==> flow/design.v <==
module exponent_multiplier (
    i_clk, i_rst_n,
    i_load, i_start, i_select,
    i_A, i_B,
    o_done, led_select, o_P,
	seg_i_A_ten, seg_i_A_unit, 
	seg_i_B_ten, seg_i_B_unit, 
	seg_o_P_thousand, seg_o_P_hundred, seg_o_P_ten, seg_o_P_unit
);
    input wire i_clk, i_rst_n;
    input wire i_load, i_start, i_select;
    input [3:0] i_A, i_B;
    output reg o_done, led_select;
    output reg [29:0] o_P;
	output reg [6:0] seg_i_A_ten, seg_i_A_unit;
	output reg [6:0] seg_i_B_ten, seg_i_B_unit;
	output reg [6:0] seg_o_P_thousand, seg_o_P_hundred, seg_o_P_ten, seg_o_P_unit;
    parameter IDLE = 3'b000, LOAD = 3'b001, CALC = 3'b010, FINISH = 3'b011;
    reg [2:0] current_state;
    reg [3:0] reg_A, reg_B;
	reg [3:0] led_reg_A, led_reg_B;
    reg [19:0] reg_A_shift;
    reg [29:0] reg_P_exp;
    reg [7:0] reg_P_mul;
    reg [3:0] counter_exp;
    reg [2:0] index_bit_B;
    reg exp_done, mul_done;
    always @(posedge i_clk or negedge i_rst_n) begin
        if (!i_rst_n) begin
            reg_A <= 4'b0;
            reg_B <= 4'b0;
            reg_P_exp <= 30'b1;
            reg_P_mul <= 8'b0;
            reg_A_shift <= 20'b0;
			led_reg_A <= 4'b0;	
			led_reg_B <= 4'b0;	
            o_done <= 0;
			led_select <= 0;
            o_P <= 30'b0;
            counter_exp <= 4'b0;
            index_bit_B <= 3'b0;
            exp_done <= 0;
            mul_done <= 0;
            current_state <= IDLE;
        end
        else begin
            case (current_state)
                IDLE: begin
                    reg_A <= 4'b0;
                    reg_B <= 4'b0;
                    reg_P_exp <= 30'b1;
                    reg_P_mul <= 8'b0;
                    reg_A_shift <= 20'b0;
                    o_done <= 0;
					led_select <= 0;
                    o_P <= 30'b0;
                    counter_exp <= 4'b0;
                    index_bit_B <= 3'b0;
                    exp_done <= 0;
                    mul_done <= 0;
                    if (!i_load) begin 
                        reg_A <= i_A;
						led_reg_A <= i_A;
                        reg_B <= i_B;
						led_reg_B <= i_B;
                        reg_A_shift <= {16'b0, i_A};
                        current_state <= LOAD;
                    end                    
                end    
                LOAD: begin                    
                    current_state <= (!i_start) ? CALC : LOAD;
                end
                CALC: begin
                    if (i_start) begin
                        if (!exp_done) begin
                            if (counter_exp < reg_B) begin
                                reg_P_exp <= reg_P_exp * reg_A;
                                counter_exp <= counter_exp + 1;
                            end
                            else begin
                                exp_done <= 1;
                            end
                        end
                        if (!mul_done) begin
                            if (index_bit_B < 4) begin
                                if (reg_B[index_bit_B]) begin
                                    reg_P_mul <= reg_P_mul + reg_A_shift[7:0];
                                end
                                reg_A_shift <= reg_A_shift << 1;
                                index_bit_B <= index_bit_B + 1;
                            end
                            else begin
                                mul_done <= 1;
                            end
                        end
                        if (exp_done && mul_done) begin
                            current_state <= FINISH;
                        end
                    end
                end
                FINISH: begin
                    o_done <= 1;
                    led_select <= !i_select;
                    if (!i_select) begin
                        o_P <= reg_P_exp;
                    end
                    else if (i_select) begin
                        o_P <= {22'b0, reg_P_mul};
                    end
                    if (!i_start) begin
                        current_state <= IDLE;
                    end
                end
            endcase
        end
    end
	always @(*) begin                 
		case (led_reg_A % 10)
			4'd0: seg_i_A_unit = 7'b1000000;
			4'd1: seg_i_A_unit = 7'b1111001;
			4'd2: seg_i_A_unit = 7'b0100100;
			4'd3: seg_i_A_unit = 7'b0110000;
			4'd4: seg_i_A_unit = 7'b0011001;
			4'd5: seg_i_A_unit = 7'b0010010;
			4'd6: seg_i_A_unit = 7'b0000010;
			4'd7: seg_i_A_unit = 7'b1111000;
			4'd8: seg_i_A_unit = 7'b0000000;
			4'd9: seg_i_A_unit = 7'b0010000;
			default: seg_i_A_unit = 7'b1000000;
		endcase
		case (led_reg_A / 10)
			4'd0: seg_i_A_ten = 7'b1000000;
			4'd1: seg_i_A_ten = 7'b1111001;
			4'd2: seg_i_A_ten = 7'b0100100;
			4'd3: seg_i_A_ten = 7'b0110000;
			4'd4: seg_i_A_ten = 7'b0011001;
			4'd5: seg_i_A_ten = 7'b0010010;
			4'd6: seg_i_A_ten = 7'b0000010;
			4'd7: seg_i_A_ten = 7'b1111000;
			4'd8: seg_i_A_ten = 7'b0000000;
			4'd9: seg_i_A_ten = 7'b0010000;
			default: seg_i_A_ten = 7'b1000000;
		endcase
		case (led_reg_B % 10)
			4'd0: seg_i_B_unit = 7'b1000000;
			4'd1: seg_i_B_unit = 7'b1111001;
			4'd2: seg_i_B_unit = 7'b0100100;
			4'd3: seg_i_B_unit = 7'b0110000;
			4'd4: seg_i_B_unit = 7'b0011001;
			4'd5: seg_i_B_unit = 7'b0010010;
			4'd6: seg_i_B_unit = 7'b0000010;
			4'd7: seg_i_B_unit = 7'b1111000;
			4'd8: seg_i_B_unit = 7'b0000000;
			4'd9: seg_i_B_unit = 7'b0010000;
			default: seg_i_B_unit = 7'b1000000;
		endcase
		case (led_reg_B / 10)
			4'd0: seg_i_B_ten = 7'b1000000;
			4'd1: seg_i_B_ten = 7'b1111001;
			4'd2: seg_i_B_ten = 7'b0100100;
			4'd3: seg_i_B_ten = 7'b0110000;
			4'd4: seg_i_B_ten = 7'b0011001;
			4'd5: seg_i_B_ten = 7'b0010010;
			4'd6: seg_i_B_ten = 7'b0000010;
			4'd7: seg_i_B_ten = 7'b1111000;
			4'd8: seg_i_B_ten = 7'b0000000;
			4'd9: seg_i_B_ten = 7'b0010000;
			default: seg_i_B_ten = 7'b1000000;
		endcase
		case (o_P % 10)
			4'd0: seg_o_P_unit = 7'b1000000;
			4'd1: seg_o_P_unit = 7'b1111001;
			4'd2: seg_o_P_unit = 7'b0100100;
			4'd3: seg_o_P_unit = 7'b0110000;
			4'd4: seg_o_P_unit = 7'b0011001;
			4'd5: seg_o_P_unit = 7'b0010010;
			4'd6: seg_o_P_unit = 7'b0000010;
			4'd7: seg_o_P_unit = 7'b1111000;
			4'd8: seg_o_P_unit = 7'b0000000;
			4'd9: seg_o_P_unit = 7'b0010000;
			default: seg_o_P_unit = 7'b1000000;
		endcase
		case ((o_P / 10) % 10)
			4'd0: seg_o_P_ten = 7'b1000000;
			4'd1: seg_o_P_ten = 7'b1111001;
			4'd2: seg_o_P_ten = 7'b0100100;
			4'd3: seg_o_P_ten = 7'b0110000;
			4'd4: seg_o_P_ten = 7'b0011001;
			4'd5: seg_o_P_ten = 7'b0010010;
			4'd6: seg_o_P_ten = 7'b0000010;
			4'd7: seg_o_P_ten = 7'b1111000;
			4'd8: seg_o_P_ten = 7'b0000000;
			4'd9: seg_o_P_ten = 7'b0010000;
			default: seg_o_P_ten = 7'b1000000;
		endcase
		case ((o_P / 100) % 10)
			4'd0: seg_o_P_hundred = 7'b1000000;
			4'd1: seg_o_P_hundred = 7'b1111001;
			4'd2: seg_o_P_hundred = 7'b0100100;
			4'd3: seg_o_P_hundred = 7'b0110000;
			4'd4: seg_o_P_hundred = 7'b0011001;
			4'd5: seg_o_P_hundred = 7'b0010010;
			4'd6: seg_o_P_hundred = 7'b0000010;
			4'd7: seg_o_P_hundred = 7'b1111000;
			4'd8: seg_o_P_hundred = 7'b0000000;
			4'd9: seg_o_P_hundred = 7'b0010000;
			default: seg_o_P_hundred = 7'b1000000;
		endcase
		case ((o_P / 1000) % 10)
			4'd0: seg_o_P_thousand = 7'b1000000;
			4'd1: seg_o_P_thousand = 7'b1111001;
			4'd2: seg_o_P_thousand = 7'b0100100;
			4'd3: seg_o_P_thousand = 7'b0110000;
			4'd4: seg_o_P_thousand = 7'b0011001;
			4'd5: seg_o_P_thousand = 7'b0010010;
			4'd6: seg_o_P_thousand = 7'b0000010;
			4'd7: seg_o_P_thousand = 7'b1111000;
			4'd8: seg_o_P_thousand = 7'b0000000;
			4'd9: seg_o_P_thousand = 7'b0010000;
			default: seg_o_P_thousand = 7'b1000000;		
		endcase
    end
endmodule
Lab notebook: exponent_multiplier

* Step by step through the tools: exponent_multiplier
Tool output for the design above before and after an edit, in the order of the flow.
Lines under "original" count in the file above, lines under "edited" in the edited file.
"change" is "edited" less "original", of the values as shown; "rel. change" is that difference over "original", in percent.
Cell names lack the library's common part.
The mark - stands for no value.
- Top module :: exponent_multiplier
- Clock :: i_clk
- Standard-cell library :: sky130hd
- Corner :: tt_025C_1v80

* The edit
The edit as a unified diff against the file above.
The edited RTL no longer does the same as the RTL above: the edit was made by script, with no optimisation intended.
#+begin_src diff
@@ -181,5 +181,5 @@
 			default: seg_o_P_unit = 7'b1000000;
 		endcase
-		case ((o_P / 10) % 10)
+		case ((o_P >> 10) % 10)
 			4'd0: seg_o_P_ten = 7'b1000000;
 			4'd1: seg_o_P_ten = 7'b1111001;
#+end_src

* Word level
Source: Yosys, flattened and elaborated, memories not mapped. Widths are those after wreduce. Registers that Yosys merges into a memory's read port (data or address) are not register bits. Print and check cells do not count.
Memory sizes are those after Yosys's memory passes, which may raise the word count (mostly to a power of two), join words into wider ones and drop unused or constant bits.
** Storage and ports
- memory bits (read-only) :: original 896, edited 896, change 0, rel. change 0.00%
- register bits after elaboration :: original 106, edited 106, change 0, rel. change 0.00%
- input bits :: original 13, edited 13, change 0, rel. change 0.00%
- cells after elaboration :: original 124, edited 123, change -1, rel. change -0.81%
- memories kept :: original 8, edited 8, change 0, rel. change 0.00%
- output and inout bits :: original 88, edited 88, change 0, rel. change 0.00%
** Memories
- words x width with read and write ports :: original 16x7 r1 w0; 16x7 r1 w0; 16x7 r1 w0; 16x7 r1 w0; 16x7 r1 w0; 16x7 r1 w0; [+2], edited 16x7 r1 w0; 16x7 r1 w0; 16x7 r1 w0; 16x7 r1 w0; 16x7 r1 w0; 16x7 r1 w0; [+2]
A list marked [+n] leaves out that many cells.
** Operators by class
- multiply operators :: original 1, edited 1, change 0, rel. change 0.00%
- shifts and indexed selects :: original 1, edited 1, change 0, rel. change 0.00%
- divide/modulo/power cells :: original 11, edited 10, change -1, rel. change -9.09%
- reduce/logical cells :: original 20, edited 20, change 0, rel. change 0.00%
- multiplexer cells :: original 50, edited 50, change 0, rel. change 0.00%
- bitwise gates (word level) :: original 1, edited 1, change 0, rel. change 0.00%
- magnitude comparators :: original 2, edited 2, change 0, rel. change 0.00%
- eq/ne operators :: original 12, edited 12, change 0, rel. change 0.00%
- add/sub/neg operators :: original 3, edited 3, change 0, rel. change 0.00%
** Operators by type and width
- remainder unit 32 x 4 -> 32 bit with constant B :: original 3, edited 2, change -1, rel. change -33.33%
- divider 30 x 4 -> 32 bit with constant B :: original 1, edited 0, change -1, rel. change -100.00%
- remainder unit 20 x 4 -> 32 bit with constant B :: original 0, edited 1, change +1
- != test 2 bit with constant B :: original 9, edited 9, change 0, rel. change 0.00%
- logical NOT 28 bit :: original 8, edited 8, change 0, rel. change 0.00%
- 2-to-1 mux 7 bit :: original 8, edited 8, change 0, rel. change 0.00%
- 2-to-1 mux 3 bit :: original 7, edited 7, change 0, rel. change 0.00%
- 2-to-1 mux 8 bit :: original 7, edited 7, change 0, rel. change 0.00%
- 2-to-1 mux 1 bit :: original 6, edited 6, change 0, rel. change 0.00%
- 2-to-1 mux 4 bit :: original 6, edited 6, change 0, rel. change 0.00%
- 2-to-1 mux 30 bit :: original 4, edited 4, change 0, rel. change 0.00%
- case mux 1 bit (select 2 bit) :: original 4, edited 4, change 0, rel. change 0.00%
- divider 4 x 4 -> 32 bit with constant B :: original 2, edited 2, change 0, rel. change 0.00%
- == test 3 x 2 -> 1 bit with constant B :: original 2, edited 2, change 0, rel. change 0.00%
- remainder unit 4 x 4 -> 32 bit with constant B :: original 2, edited 2, change 0, rel. change 0.00%
- case mux 30 bit (select 2 bit) :: original 2, edited 2, change 0, rel. change 0.00%
- case mux 8 bit (select 2 bit) :: original 2, edited 2, change 0, rel. change 0.00%
- AND reduction 2 bit :: original 2, edited 2, change 0, rel. change 0.00%
- AND reduction 4 bit :: original 2, edited 2, change 0, rel. change 0.00%
- AND reduction 5 bit :: original 2, edited 2, change 0, rel. change 0.00%
- nonzero test 2 bit :: original 2, edited 2, change 0, rel. change 0.00%
- adder 3 x 1 -> 3 bit with constant B :: original 1, edited 1, change 0, rel. change 0.00%
- adder 4 x 1 -> 4 bit with constant B :: original 1, edited 1, change 0, rel. change 0.00%
- adder 8 bit :: original 1, edited 1, change 0, rel. change 0.00%
- divider 30 x 10 -> 32 bit with constant B :: original 1, edited 1, change 0, rel. change 0.00%
- divider 30 x 7 -> 32 bit with constant B :: original 1, edited 1, change 0, rel. change 0.00%
- == test 3 x 1 -> 1 bit with constant B :: original 1, edited 1, change 0, rel. change 0.00%
- logical AND 1 bit :: original 1, edited 1, change 0, rel. change 0.00%
The list need not be complete.

* Logic depth
Longest topological path by Yosys (ltp), each cell counted once; first at word level (registers and memories cut), then after technology mapping (sequential cells cut; the memories' decode and read muxes count).
** Depth
- depth after elaboration :: original 6, edited 6, change 0, rel. change 0.00%
- ABC_AREA :: original 0, edited 0
- depth in mapped cells :: original 146, edited 77, change -69, rel. change -47.26%
- depth with buffers taken out :: original 108, edited 62, change -46, rel. change -42.59%

* Mapped cells and area
Yosys stat after the flow's synthesis: flattened, memories mapped to cells. It holds for the ABC_AREA given above (unset counts as 0); a run with the other value may have another netlist.
** Mapped netlist
- buffer cells :: original 374, edited 239, change -135, rel. change -36.10%
- chip area (Yosys) (um^2) :: original 40028.4, edited 23704.0, change -16324.4, rel. change -40.78%
- mapped flip-flops :: original 107, edited 107, change 0, rel. change 0.00%
- area of sequential cells (um^2) :: original 2680.1, edited 2680.1, change 0.0, rel. change 0.00%
- mapped cells :: original 5883, edited 3287, change -2596, rel. change -44.13%
** Cells by type
- nand2_1 :: original 627, edited 356, change -271, rel. change -43.22%
- nor2_1 :: original 511, edited 249, change -262, rel. change -51.27%
- xnor2_1 :: original 341, edited 129, change -212, rel. change -62.17%
- nor3_1 :: original 252, edited 112, change -140, rel. change -55.56%
- a21oi_1 :: original 389, edited 253, change -136, rel. change -34.96%
- o21ai_0 :: original 328, edited 211, change -117, rel. change -35.67%
- clkbuf_1 :: original 246, edited 137, change -109, rel. change -44.31%
- xor2_1 :: original 113, edited 13, change -100, rel. change -88.50%
- nand3_1 :: original 220, edited 135, change -85, rel. change -38.64%
- nor4_1 :: original 91, edited 19, change -72, rel. change -79.12%
- nand4_1 :: original 90, edited 18, change -72, rel. change -80.00%
- a211oi_1 :: original 101, edited 36, change -65, rel. change -64.36%
- and3_1 :: original 77, edited 22, change -55, rel. change -71.43%
- inv_1 :: original 210, edited 156, change -54, rel. change -25.71%
- or2_2 :: original 68, edited 25, change -43, rel. change -63.24%
- and2_1 :: original 119, edited 78, change -41, rel. change -34.45%
- or3_1 :: original 71, edited 33, change -38, rel. change -53.52%
- buf_2 :: original 66, edited 28, change -38, rel. change -57.58%
The list need not be complete.

* Path before layout
Source: OpenSTA report_checks on the synthesized netlist (no wires, ideal clock, input and output delay 20% of the period each), path of least setup slack; recovery checks are left aside. Register names are those of the netlist, which keeps one name where synthesis merged equal registers.
** Timing path post-synthesis
- kind :: original reg-to-output, edited reg-to-output
- from :: original reg o_P[25], edited reg o_P[25]
- to :: original out seg_o_P_ten[3], edited out seg_o_P_hundred[4]
- arrival (ps) :: original 32270, edited 16594, change -15676, rel. change -48.58%
- driving pins on the path :: original 118, edited 68, change -50, rel. change -42.37%
- external output delay (ps) :: original 10000, edited 10000, change 0, rel. change 0.00%
- setup slack (ps) :: original 7730, edited 23406, change +15676
- delay of the path (ps) :: original 32270, edited 16594, change -15676, rel. change -48.58%
- path buffers :: original 16, edited 7, change -9, rel. change -56.25%
- clock period (ps) :: original 50000, edited 50000, change 0, rel. change 0.00%
- launch time at the first pin (ps) :: original 0, edited 0, change 0
- required time (ps) :: original 40000, edited 40000, change 0, rel. change 0.00%
- synthesis period reached (ps) :: original 42270, edited 26594, change -15676, rel. change -37.09%
"delay of the path" = arrival - input delay + setup time.
A path that ends at an output port has no setup time.
"driving pins on the path": output pins that drive a net of the path, with the launching flip-flop's if there is one; two outputs of one cell count as two.
"synthesis period reached" = period - worst setup slack (recovery checks aside). The figure is calculated, with input and output delays left at 20% of the set period.
Between the ends stands the longest chain of elaborated cells between them, by number of cells; it is not shown to be the way that was timed. Of several equally long chains one is given.
A line is the first line of the expression or statement that the cell stems from. Yosys adds cells for indexed reads and writes and turns some case tables into memories.
The chain passes a memory read, where the word-level depth is cut; so it can be longer than that depth.
At most two assigning lines are given for a register; there are more.
Between the ends, post-synthesis, original:
- Cells stage by stage :: dfrtp_1 -> buf_6 -> xor2_2 -> and2_4 -> a2111o_1 -> nand2_2 -> nand2_1 -> o211a_1 -> or4_4 -> o21a_2 -> buf_6 -> a311oi_1 -> o21ai_1 -> o22a_1 -> a32o_1 -> o211a_4 -> o21a_1 -> buf_4 -> (+82 left out) -> mux2_1 -> or4_1 -> a211o_1 -> o221a_1 -> or4_1 -> a2111o_1 -> or4b_1 -> clkbuf_1 -> or3_1 -> a21o_1 -> or4_4 -> nor3_4 -> nand3_4 -> xnor2_1 -> inv_1 -> ha_1 -> mux2i_1 -> nor2b_1
- Length of the longest elaborated chain :: 4
- Elaborated cells on any way between the ends :: 5
- RTL lines with such cells :: 1
- Those cells by class :: 2 x div; 1 x mux; 1 x reduce/logical; 1 x memory
** Ends and longest elaborated chain, post-synthesis, original
- start: declaration :: line 14 : output reg [29:0] o_P;
- start: assignment :: line 105 : o_P <= reg_P_exp;
- start: assignment :: line 108 : o_P <= {22'b0, reg_P_mul};
- divider 30 x 4 -> 32 bit :: line 183 : case ((o_P / 10) % 10)
- remainder unit 32 x 4 -> 32 bit :: line 183
- memory (16 x 7 bit) :: line 183
- 2-to-1 mux 7 bit :: line 183
- end: declaration :: line 17 : output reg [6:0] seg_o_P_thousand, seg_o_P_hundred, seg_o_P_ten, seg_o_P_unit;
Between the ends, post-synthesis, edited:
- Cells stage by stage :: dfrtp_1 -> buf_4 -> nor3_2 -> o22ai_1 -> or3_4 -> a211o_1 -> buf_4 -> a221oi_4 -> o32ai_2 -> a211o_1 -> a31oi_4 -> xnor2_2 -> o31ai_2 -> mux2i_1 -> clkbuf_1 -> nand2_2 -> a211o_4 -> a21boi_2 -> (+32 left out) -> o311ai_4 -> nand3_1 -> inv_2 -> xnor2_1 -> a21oi_1 -> a311oi_4 -> inv_2 -> o41a_4 -> xnor2_2 -> or2_2 -> a21oi_1 -> xnor2_1 -> inv_1 -> ha_1 -> and3_1 -> a311oi_1 -> a31o_2 -> a21oi_1
- Length of the longest elaborated chain :: 4
- Elaborated cells on any way between the ends :: 5
- RTL lines with such cells :: 1
- Those cells by class :: 2 x div; 1 x mux; 1 x reduce/logical; 1 x memory
** Ends and longest elaborated chain, post-synthesis, edited
- start: declaration :: line 14 : output reg [29:0] o_P;
- start: assignment :: line 105 : o_P <= reg_P_exp;
- start: assignment :: line 108 : o_P <= {22'b0, reg_P_mul};
- divider 30 x 7 -> 32 bit :: line 196 : case ((o_P / 100) % 10)
- remainder unit 32 x 4 -> 32 bit :: line 196
- memory (16 x 7 bit) :: line 196
- 2-to-1 mux 7 bit :: line 196
- end: declaration :: line 17 : output reg [6:0] seg_o_P_thousand, seg_o_P_hundred, seg_o_P_ten, seg_o_P_unit;

* Path in the finished layout
From the final timing report of each run of pair 1: the path of least setup slack in the routed layout; clock arrival at registers is part of the times.
The path's times are printed in steps of 10 ps; the period is the one set.
** Timing path post-layout
- kind :: original reg-to-output, edited reg-to-output
- from :: original reg o_P[25], edited reg o_P[29]
- to :: original out seg_o_P_ten[2], edited out seg_o_P_thousand[2]
- setup slack (ps) :: original 1870, edited 17250, change +15380
- clock period (ps) :: original 48900, edited 48900, change 0, rel. change 0.00%
- launch time at the first pin (ps) :: original 360, edited 350, change -10, rel. change -2.78%
- driving pins on the path :: original 114, edited 60, change -54, rel. change -47.37%
- required time (ps) :: original 39120, edited 39120, change 0, rel. change 0.00%
- external output delay (ps) :: original 9780, edited 9780, change 0, rel. change 0.00%
- path buffers :: original 13, edited 1, change -12, rel. change -92.31%
- arrival (ps) :: original 37250, edited 21870, change -15380, rel. change -41.29%
Between the ends stands the longest chain of elaborated cells between them, by number of cells; it is not shown to be the way that was timed. Of several equally long chains one is given.
The chain passes a memory read, where the word-level depth is cut; so it can be longer than that depth.
At most two assigning lines are given for a register; there are more.
Between the ends, post-layout, original:
- Cells stage by stage :: dfrtp_4 -> or4b_4 -> a311oi_1 -> a311oi_1 -> o21ai_1 -> a22oi_1 -> o211a_1 -> or4_4 -> o21a_4 -> mux2i_1 -> o32ai_2 -> or2_1 -> nor2_1 -> buf_4 -> o311ai_4 -> o21a_4 -> nor3_1 -> o41ai_2 -> (+78 left out) -> nor4_1 -> mux2_1 -> or4_1 -> a211o_2 -> o221a_1 -> or4_1 -> a2111o_1 -> or4b_1 -> or3_1 -> a21o_1 -> or4_4 -> nor3_4 -> nand3_4 -> mux2i_1 -> a2111oi_4 -> nand4_2 -> nor3_2 -> clkdlybuf4s50_1
- Length of the longest elaborated chain :: 4
- Elaborated cells on any way between the ends :: 5
- RTL lines with such cells :: 1
- Those cells by class :: 2 x div; 1 x mux; 1 x reduce/logical; 1 x memory
** Ends and longest elaborated chain, post-layout, original
- start: declaration :: line 14 : output reg [29:0] o_P;
- start: assignment :: line 105 : o_P <= reg_P_exp;
- start: assignment :: line 108 : o_P <= {22'b0, reg_P_mul};
- divider 30 x 4 -> 32 bit :: line 183 : case ((o_P / 10) % 10)
- remainder unit 32 x 4 -> 32 bit :: line 183
- memory (16 x 7 bit) :: line 183
- 2-to-1 mux 7 bit :: line 183
- end: declaration :: line 17 : output reg [6:0] seg_o_P_thousand, seg_o_P_hundred, seg_o_P_ten, seg_o_P_unit;
Between the ends, post-layout, edited:
- Cells stage by stage :: dfrtp_1 -> nand3b_2 -> o22ai_1 -> or3_4 -> a211o_1 -> a221oi_4 -> o32ai_2 -> a211o_1 -> a31oi_4 -> xnor2_1 -> nand3_1 -> mux2_1 -> a22oi_4 -> o22ai_1 -> a211o_4 -> a221o_1 -> o41ai_2 -> nand2_1 -> (+24 left out) -> a21oi_1 -> xnor2_1 -> o311ai_4 -> nand3_1 -> a221o_1 -> nor2_2 -> o311ai_1 -> o2111ai_1 -> o2111a_1 -> nor2_1 -> xnor2_1 -> ha_1 -> inv_1 -> a21oi_1 -> o22ai_1 -> a221o_1 -> nor4b_1 -> clkdlybuf4s50_1
- Length of the longest elaborated chain :: 4
- Elaborated cells on any way between the ends :: 5
- RTL lines with such cells :: 1
- Those cells by class :: 2 x div; 1 x mux; 1 x reduce/logical; 1 x memory
** Ends and longest elaborated chain, post-layout, edited
- start: declaration :: line 14 : output reg [29:0] o_P;
- start: assignment :: line 105 : o_P <= reg_P_exp;
- start: assignment :: line 108 : o_P <= {22'b0, reg_P_mul};
- divider 30 x 10 -> 32 bit :: line 209 : case ((o_P / 1000) % 10)
- remainder unit 32 x 4 -> 32 bit :: line 209
- memory (16 x 7 bit) :: line 209
- 2-to-1 mux 7 bit :: line 209
- end: declaration :: line 17 : output reg [6:0] seg_o_P_thousand, seg_o_P_hundred, seg_o_P_ten, seg_o_P_unit;

* Flow runs
Both versions went through the flow (Yosys, OpenROAD) with the same settings in each pair. Constraints: input delay and output delay 20% of the set period each, output load 0.01 pF.
Settings, pair 1:
- CORE_UTILIZATION :: 40
- PLACE_DENSITY :: 0.6
- period_ns :: 48.9
- CAP_MARGIN :: 20
- CORE_MARGIN :: 2
- SLEW_MARGIN :: 20
** Results, pair 1
- mapped cell area after synthesis (um^2) :: original 40028.4, edited 23704.0, change -16324.4, rel. change -40.78%
- reached clock period (ps) :: original 47027, edited 31654, change -15373, rel. change -32.69%
- setup total negative slack (ps) :: original 0, edited 0, change 0
- worst setup slack after layout (ps) :: original 1873, edited 17246, change +15373
- area of the die (um^2) :: original 102618.0, edited 61224.1, change -41393.9, rel. change -40.34%
- utilization after routing (%) :: original 44.1, edited 42.6, change -1.5
Settings, pair 2:
- ABC_AREA :: 0
- CORE_ASPECT_RATIO :: 0.87
- CORE_MARGIN :: 8
- CORE_UTILIZATION :: 55
- CTS_CLUSTER_DIAMETER :: 206
- GPL_TIMING_DRIVEN :: 0
- HOLD_SLACK_MARGIN :: 0.08
- MAX_ROUTING_LAYER :: met5
- MIN_ROUTING_LAYER :: met1
- PLACE_DENSITY_LB_ADDON :: 0.18
- SLEW_MARGIN :: 25
- period_ns :: 80.5
- CAP_MARGIN :: 20
** Results, pair 2
- mapped cell area after synthesis (um^2) :: original 40028.4, edited 23704.0, change -16324.4, rel. change -40.78%
- reached clock period (ps) :: original 59229, edited 36630, change -22599, rel. change -38.16%
- setup total negative slack (ps) :: original 0, edited 0, change 0
- worst setup slack after layout (ps) :: original 21271, edited 43870, change +22599
- area of the die (um^2) :: original 81688.7, edited 50012.6, change -31676.1, rel. change -38.78%
- utilization after routing (%) :: original 58.8, edited 59.9, change +1.1
"reached clock period" is the run's clock period less its worst setup slack. It is reckoned from that one timing run; input and output delays stay at 20% of the period that was set.
